==> flow/design.v <==
`timescale 1ns/10ps
module  ATCONV(
	input		clk,
	input		reset,
	output 	    busy,	
	input		ready,	
	output reg	[11:0]	iaddr,
	input signed [12:0]	idata,
	output	reg 	cwr,
	output  reg	[11:0]	caddr_wr,
	output reg 	[12:0] 	cdata_wr,
	output	reg 	crd,
	output reg	[11:0] 	caddr_rd,
	input 	[12:0] 	cdata_rd,
	output reg 	csel
	);
	reg [2:0] cur_state, next_state;
	localparam IDLE = 3'd0;
	localparam READ_IMAGE = 3'd1;
	localparam WRITE_MEM0 = 3'd2;
	localparam READ_MEM0 = 3'd3;
	localparam WRITE_MEM1 = 3'd4;
	localparam FINISH = 3'd5;
	reg [5:0] col, row;
	reg [4:0] tempX_L0, tempY_L0;
	reg [3:0] cnt;
	wire [3:0] is_pad;
	assign is_pad[0] = (col < 6'd2);
	assign is_pad[1] = (col > 6'd61);
	assign is_pad[2] = (row < 6'd2);
	assign is_pad[3] = (row > 6'd61);
	assign busy = !(cur_state == FINISH || cur_state == IDLE);
    reg signed [12:0] kernal;
	reg signed [29:0] conv_sum;
	reg [12:0] max;
	always @(posedge clk or posedge reset) begin
		if(reset) cur_state <= IDLE; 
		else cur_state <= next_state;
	end
	always @(*) begin
		case(cur_state)
			IDLE: begin
				if(ready == 1'b1) next_state = READ_IMAGE;
				else next_state = IDLE;
			end
			READ_IMAGE: begin
				if(cnt == 4'd11) next_state = WRITE_MEM0;
				else next_state = READ_IMAGE;
			end
			WRITE_MEM0: begin
				if(row == 6'd63 && col == 6'd63) next_state = READ_MEM0;
				else next_state = READ_IMAGE;
			end
			READ_MEM0: begin
				if(cnt == 4'd5) next_state = WRITE_MEM1;
				else next_state = READ_MEM0;
			end
			WRITE_MEM1: begin
				if(row == 6'd62 && col == 6'd62) next_state = FINISH;
				else next_state = READ_MEM0;
			end
			FINISH: begin
				next_state = IDLE;
			end
			default: begin
				next_state = IDLE;
			end
		endcase
	end
	always @(posedge clk or posedge reset) begin
		if(reset) begin
			col <= 6'd0;
			row <= 6'd0;
			cnt <= 4'd0;
			tempX_L0 <= 5'd0;
			tempY_L0 <= 5'd0;
			csel <= 1'b0;
			cwr <= 1'b0;
			crd <= 1'b0;
			max <= 13'd0;
			iaddr <= 12'd0;
			caddr_rd <= 12'd0;
			caddr_wr <= 12'd0;
			cdata_wr <= 13'd0;
		end
		else begin
			case(cur_state)
				READ_IMAGE: begin
					case(cnt)
						4'd0: begin   
							case({is_pad[2], is_pad[0]})
								2'b00: iaddr <= {row-6'd2, col-6'd2};
								2'b01: iaddr <= {row-6'd2, 6'd0};
								2'b10: iaddr <= {6'd0, col-6'd2};
								2'b11: iaddr <= {6'd0, 6'd0};
						    endcase
							conv_sum <= 30'd0;
						end
						4'd1: begin   
							if(is_pad[2] == 1'b1) iaddr <= {6'd0, col};
							else iaddr <= {row-6'd2, col};
							conv_sum <= $signed(idata) * kernal;
						end
						4'd2: begin   
							case({is_pad[2], is_pad[1]})
								2'b00: iaddr <= {row-6'd2, col+6'd2};
								2'b01: iaddr <= {row-6'd2, 6'd63};
								2'b10: iaddr <= {6'd0, col+6'd2};
								2'b11: iaddr <= {6'd0, 6'd63};
							endcase
							conv_sum <= conv_sum + $signed(idata) * kernal;
						end
						4'd3: begin   
							if(is_pad[0] == 1'b1) iaddr <= {row, 6'd0};
							else iaddr <= {row, col-6'd2};
							conv_sum <= conv_sum + $signed(idata) * kernal;
						end
						4'd4: begin   
							iaddr <= {row, col};
							conv_sum <= conv_sum + $signed(idata) * kernal;
						end
						4'd5: begin   
							if(is_pad[1] == 1'b1) iaddr <= {row, 6'd63};
							else iaddr <= {row, col+6'd2};
							conv_sum <= conv_sum + $signed(idata) * kernal;
						end
						4'd6: begin   
							case({is_pad[3], is_pad[0]})
								2'b00: iaddr <= {row+6'd2, col-6'd2};
								2'b01: iaddr <= {row+6'd2, 6'd0};
								2'b10: iaddr <= {6'd63, col-6'd2};
								2'b11: iaddr <= {6'd63, 6'd0};
							endcase
							conv_sum <= conv_sum + $signed(idata) * kernal;
						end
						4'd7: begin   
							if(is_pad[3] == 1'b1) iaddr <= {6'd63, col};
							else iaddr <= {row+6'd2, col};
							conv_sum <= conv_sum + $signed(idata) * kernal;
						end
						4'd8: begin   
							case({is_pad[3], is_pad[1]})
								2'b00: iaddr <= {row+6'd2, col+6'd2};
								2'b01: iaddr <= {row+6'd2, 6'd63};
								2'b10: iaddr <= {6'd63, col+6'd2};
								2'b11: iaddr <= {6'd63, 6'd63};
							endcase
							conv_sum <= conv_sum + $signed(idata) * kernal;
						end
						4'd9: begin
							conv_sum <= conv_sum + $signed(idata) * kernal;
						end
						4'd10: begin
							conv_sum <= conv_sum + $signed(13'h1FF4);
						end
						4'd11: begin
							caddr_wr <= {row, col};
							cdata_wr <= (conv_sum[16] || conv_sum[16:4] <= 13'd11)? 13'd0 : conv_sum[16:4]-13'd11;
						end
					endcase
					if(cnt == 11) begin
						cnt <= 4'd0;
						cwr <= 1'b1;
						csel <= 1'b0;
					end
					else 
						cnt <= cnt + 4'd1;
				end
				WRITE_MEM0: begin
					cwr <= 1'b0;
					if(col == 6'd63) begin
						col <= 6'd0;
						row <= row + 6'd1;
					end
					else 
						col <= col + 6'd1;
					if(row == 6'd63 && col == 6'd63) begin
						row <= 6'd0;
						col <= 6'd0;
						cwr <= 1'b0;
						crd <= 1'b1;
						csel <= 1'b0;
					end
				end
				READ_MEM0: begin
					case(cnt)
						4'd0: begin
							caddr_rd <= {row, col};
							max <= 13'd0;
						end
						4'd1: begin
							caddr_rd <= {row, col+6'd1};
							max <= cdata_rd;
						end
						4'd2: begin
							caddr_rd <= {row+6'd1, col};
							max <= (max > cdata_rd)? max : cdata_rd; 
						end
						4'd3: begin
							caddr_rd <= {row+6'd1, col+6'd1};
							max <= (max > cdata_rd)? max : cdata_rd; 
						end
						4'd4: begin
							max <= (max > cdata_rd)? max : cdata_rd;
						end
						4'd5: begin 
							caddr_wr <= {tempY_L0, tempX_L0};
							if(max != 13'd0) begin
								if(max[3:0] != 13'd0) cdata_wr <= (max[12:4] + 1) << 4;
								else cdata_wr <= max[12:4] << 4;
							end
							else 
								cdata_wr <= 13'd0;
						end
					endcase
					if(cnt == 4'd5) begin
						cnt <= 4'd0;
						cwr <= 1'b1;
						crd <= 1'b0;
						csel <= 1'b1;
					end
					else 
						cnt <= cnt + 4'd1;
				end
				WRITE_MEM1: begin
					if(tempX_L0 == 5'd31) begin
						tempY_L0 <= tempY_L0 + 5'd1;
						tempX_L0 <= 5'd0;
					end
					else 
						tempX_L0 <= tempX_L0 + 5'd1;
					if(col == 6'd62) begin
						col <= 6'd0;
						row <= row + 6'd2;
					end
					else
						col <= col + 6'd2;
					if(row == 6'd62 && col == 6'd62) begin
						cwr <= 1'b0;
						crd <= 1'b0;
						csel <= 1'b0;
					end
					else begin
						cwr <= 1'b0;
						crd <= 1'b1;
						csel <= 1'b0;
					end
				end
				FINISH: begin
					row <= 6'd0;
					col <= 6'd0;
					tempX_L0 <= 5'd0;
					tempY_L0 <= 5'd0;
				end
			endcase
		end
	end
	always @(*) begin
		case(cnt)
			4'd1: kernal = 13'h1FFF;
			4'd2: kernal = 13'h1FFE;
			4'd3: kernal = 13'h1FFF;
			4'd4: kernal = 13'h1FFC;
			4'd5: kernal = 13'h0010;
			4'd6: kernal = 13'h1FFC;
			4'd7: kernal = 13'h1FFF;
			4'd8: kernal = 13'h1FFE;
			4'd9: kernal = 13'h1FFF;
			default: kernal = 13'h0;
		endcase
	end
endmodule
From RTL to reports: ATCONV --
Tool output for the design above, in the order of the flow. Line numbers count from 1 in the design file above. Cell names lack the library's common part. A cell with - has no value.
Inputs: design top ATCONV, clock port clk, cell library sky130hd, corner tt_025C_1v80

Elaborated design --
Yosys after proc, flatten, opt, wreduce and memory -nomap, before mapping. Memory bits, and registers merged into a memory's read port (data or address), are not among the register bits. Print and check cells are not counted. Equal cells are merged and count once. Yosys's memory passes give these memory sizes; they may raise the number of words (mostly to a power of two), join words into wider ones and drop unused or constant bits.
Storage and ports: register bits after elaboration 124, latch bits 0, memory bits (writable) 0, memory bits (read-only) 208, clocked read ports x word width 0, memories 1, bits of input ports 29, output and inout port bits 53, cells after elaboration 166
Operators by class: $add $sub $neg 13, multiply operators 1, div/mod/pow operators 0, $lt $le $gt $ge 6, equal/unequal tests 40, shift-type cells 0, multiplexer cells 53, bitwise logic cells 1, reduce/logical cells 36
Memories:
- (name not given) | words 16, width 13, rd ports 1, write ports 0, RTL line 259 | case(cnt)
Operators with widths (count):
- multiplier 13 x 13 -> 26 bit | 1
- parallel mux 12 bit (select 4 bit) | 5
- parallel mux 30 bit (select 4 bit) | 1
- parallel mux 12 bit (select 9 bit) | 1
- 2-to-1 mux 13 bit | 6
- 2-to-1 mux 12 bit | 4
- 2-to-1 mux 6 bit | 8
- parallel mux 13 bit (select 3 bit) | 1
- parallel mux 6 bit (select 3 bit) | 2
- adder 30 x 26 -> 30 bit | 1
- adder 30 x 5 -> 30 bit (second input constant) | 1
- parallel mux 13 bit (select 2 bit) | 1
- == test 6 bit (second input constant) | 4
- parallel mux 12 bit (select 2 bit) | 1
- parallel mux 5 bit (select 2 bit) | 2
- AND reduction 3 bit | 6
- == test 2 bit (second input constant) | 8
- == test 4 x 3 -> 1 bit (second input constant) | 4
- == test 4 bit (second input constant) | 4
- nonzero test 4 bit | 4
- parallel mux 3 bit (select 5 bit) | 1
- greater-than comparator 13 bit | 1
- subtractor 13 x 4 -> 13 bit (second input constant) | 1
- <= comparator 13 x 4 -> 1 bit (second input constant) | 1
- nonzero test 13 bit | 1
- != test 2 bit (second input constant) | 6
- adder 6 x 1 -> 6 bit (second input constant) | 2
- adder 6 x 2 -> 6 bit (second input constant) | 2
Other operator kinds: 38; their cells: 70.

Logic depth --
Longest topological path by Yosys (ltp), each cell counted once; first at word level (registers and memories cut), then after technology mapping (sequential cells cut; the memories' decode and read muxes count).
Depth: depth after elaboration 5, ABC_AREA 0, mapped depth 33, mapped depth without buffers 33

Netlist --
The flow's flattened synthesis, as Yosys stat reports it; memories are mapped. The netlist is that of the ABC_AREA named above (0 if unset); the other value can give another one.
Cell types:
- dfrtp_1 | count 96, area in all 2.4E+03 µm²
- ha_1 | count 125, area in all 1564 µm²
- fa_1 | count 66, area in all 1.32E+03 µm²
- inv_1 | count 143, area in all 536.765 µm²
- edfxtp_1 | count 17, area in all 510.49 µm²
- nand2_1 | count 127, area in all 476.707 µm²
- xnor2_1 | count 53, area in all 464.195 µm²
- o21ai_0 | count 80, area in all 400.384 µm²
- a21oi_1 | count 79, area in all 395.379 µm²
- mux2i_1 | count 36, area in all 360.346 µm²
- nor2_1 | count 78, area in all 292.781 µm²
- clkbuf_1 | count 61, area in all 228.97 µm²
- xor2_1 | count 23, area in all 201.443 µm²
- and2_1 | count 31, area in all 193.936 µm²
- a21o_1 | count 21, area in all 157.651 µm²
- nor3_1 | count 29, area in all 145.139 µm²
- nand2b_1 | count 22, area in all 137.632 µm²
- nor2b_1 | count 21, area in all 131.376 µm²
Other cell types: 57; their cells: 218.
Synthesis totals: cells in the netlist 1326, chip area (Yosys) 11641.2 µm², mapped flip-flops 114

Timing after synthesis --
Path of least setup slack by OpenSTA after synthesis, without wires, with an ideal clock, recovery checks aside; 20% of the period is set as input and as output delay. Where synthesis merged equal registers, the netlist keeps one of their names.
Path after synthesis: path kind input to register, from input idata[4], to register conv_sum[16], period 10.0 ns, time at the first pin 2.000 ns, data arrival time 7.906 ns, required time 9.735 ns, setup slack 1.829 ns, path delay 6.171 ns, stages 28, path buffers 2, period reached after synthesis 8.171 ns
"path delay" is the arrival time less input delay plus setup time. "stages": output pins that drive a net of the path, with the launching flip-flop's if there is one; two outputs of one cell count as two. "period reached after synthesis" is the clock period less the worst setup slack; recovery checks do not enter. This is arithmetic on one report: input and output delays are still those of the set period (20% each). The rows between start and end are the longest chain of elaborated cells between them; the timing report does not say that the signal goes this way. Where chains are equally long, one stands for them. Each line given opens the expression or statement behind the cell; cells for indexed reads and writes are added by Yosys, which also makes memories of some case tables. A register here has more assigning lines than the two given.
On the way, after synthesis: cell sequence clkbuf_1 -> clkbuf_1 -> xnor2_1 -> nor2_1 -> ha_1 -> inv_1 -> fa_1 -> inv_1 -> fa_1 -> ha_1 -> fa_1 -> ha_1 -> ha_1 -> nor2b_1 -> o21ai_0 -> nand2_1 -> a21o_1 -> a21o_1 -> a21o_1 -> a21oi_1 -> xnor2_1 -> ha_1 -> or3_1 -> o21ba_2 -> a21o_1 -> a21oi_1 -> xor2_1 -> o21ai_1, cells in the longest elaborated chain 3, elaborated cells on any way between the ends 3
RTL lines, path after synthesis:
- start: declaration | RTL line 8 | input signed [12:0] idata,
- multiplier 13 x 13 -> 26 bit | RTL line 151 | conv_sum <= conv_sum + $signed(idata) * kernal;
- adder 30 x 26 -> 30 bit | RTL line 151
- parallel mux 30 bit (select 4 bit) | RTL line 89 | case(cnt)
- end: assignment | RTL line 102 | conv_sum <= $signed(idata) * kernal;
- end: assignment | RTL line 111 | conv_sum <= conv_sum + $signed(idata) * kernal;
- end: declaration | RTL line 34 | reg signed [29:0] conv_sum;

Worst path after layout --
From the final timing report of entry A: the path of least setup slack in the routed layout; clock arrival at registers is part of the times.
Path after layout: path kind register to register, from register cnt[1], to register conv_sum[15], period 7.42 ns, time at the first pin 0.44 ns, data arrival time 7.69 ns, required time 7.58 ns, setup slack -0.11 ns, stages 29, path buffers 4
The rows between start and end are the longest chain of elaborated cells between them; the timing report does not say that the signal goes this way. Where chains are equally long, one stands for them. The chain passes a memory read, where the word-level depth is cut; so it can be longer than that depth. A register here has more assigning lines than the two given. The path ends at the data pin of a flip-flop with enable; ways to the enable are not counted.
On the way, after layout: cell sequence dfrtp_2 -> inv_4 -> ha_4 -> mux2_4 -> o21ai_4 -> buf_6 -> buf_4 -> buf_6 -> nand2_4 -> fa_1 -> fa_1 -> inv_1 -> fa_1 -> fa_1 -> fa_1 -> inv_2 -> fa_2 -> inv_1 -> ha_1 -> clkbuf_8 -> a21o_1 -> a31o_2 -> a21oi_2 -> xnor2_1 -> ha_1 -> nand2b_1 -> o22ai_1 -> a222oi_1 -> o221ai_1, cells in the longest elaborated chain 4, elaborated cells on any way between the ends 16
RTL lines, path after layout:
- start: declaration | RTL line 26 | reg [3:0] cnt;
- start: assignment | RTL line 167 | cnt <= cnt + 4'd1;
- start: assignment | RTL line 223 | cnt <= cnt + 4'd1;
- memory (16 x 13 bit) | RTL line 259 | case(cnt)
- multiplier 13 x 13 -> 26 bit | RTL line 151 | conv_sum <= conv_sum + $signed(idata) * kernal;
- adder 30 x 26 -> 30 bit | RTL line 151
- parallel mux 30 bit (select 4 bit) | RTL line 89 | case(cnt)
- end: assignment | RTL line 102 | conv_sum <= $signed(idata) * kernal;
- end: assignment | RTL line 111 | conv_sum <= conv_sum + $signed(idata) * kernal;
- end: declaration | RTL line 34 | reg signed [29:0] conv_sum;

# Flow runs of ATCONV

Measured results for ATCONV: 3 stored runs of the Yosys and OpenROAD flow on sky130hd. The settings differ; the order carries no meaning. The constraints put input and output delay at 20% of the set period each and load the outputs with 0.01 pF.
By "reached clock period" is meant the clock period of the run minus its worst setup slack. This is arithmetic on one report: input and output delays are still those of the set period (20% each).

* Entry A | settings: CAP_MARGIN 20; CELL_PAD_IN_SITES_DETAIL_PLACEMENT 2; CELL_PAD_IN_SITES_GLOBAL_PLACEMENT 1; CORE_ASPECT_RATIO 1.46; CORE_MARGIN 5; CORE_UTILIZATION 32; CTS_CLUSTER_DIAMETER 379; GPL_TIMING_DRIVEN 0; HOLD_SLACK_MARGIN 0.08; MAX_ROUTING_LAYER met5; PLACE_DENSITY 0.7; SETUP_SLACK_MARGIN 1.12; SLEW_MARGIN 40; period_ns 7.42 | results: synthesized cell area 11,641.2 µm²; setup slack of the worst path -0.111 ns; reached clock period 7.531 ns; overall die area 40,361.2 µm²; total negative setup slack -0.173 ns; worst hold slack in the final report 0.483 ns; standard-cell area after routing 15,438.6 µm²; post-layout utilization 42.8%
* Entry B | settings: SETUP_SLACK_MARGIN 0.23; period_ns 8.79; CAP_MARGIN 20; CORE_MARGIN 2; CORE_UTILIZATION 40; SLEW_MARGIN 20 | results: synthesized cell area 11,641.2 µm²; setup slack of the worst path 0.625 ns; reached clock period 8.165 ns; overall die area 30,483.4 µm²; total negative setup slack 0.000 ns; worst hold slack in the final report 0.476 ns; standard-cell area after routing 13,432.9 µm²; post-layout utilization 46.8%
* Entry C | settings: period_ns 8.79; CAP_MARGIN 20; CORE_MARGIN 2; CORE_UTILIZATION 40; SLEW_MARGIN 20 | results: synthesized cell area 11,641.2 µm²; setup slack of the worst path 0.599 ns; reached clock period 8.191 ns; overall die area 30,483.4 µm²; total negative setup slack 0.000 ns; worst hold slack in the final report 0.476 ns; standard-cell area after routing 13,407.9 µm²; post-layout utilization 46.7%
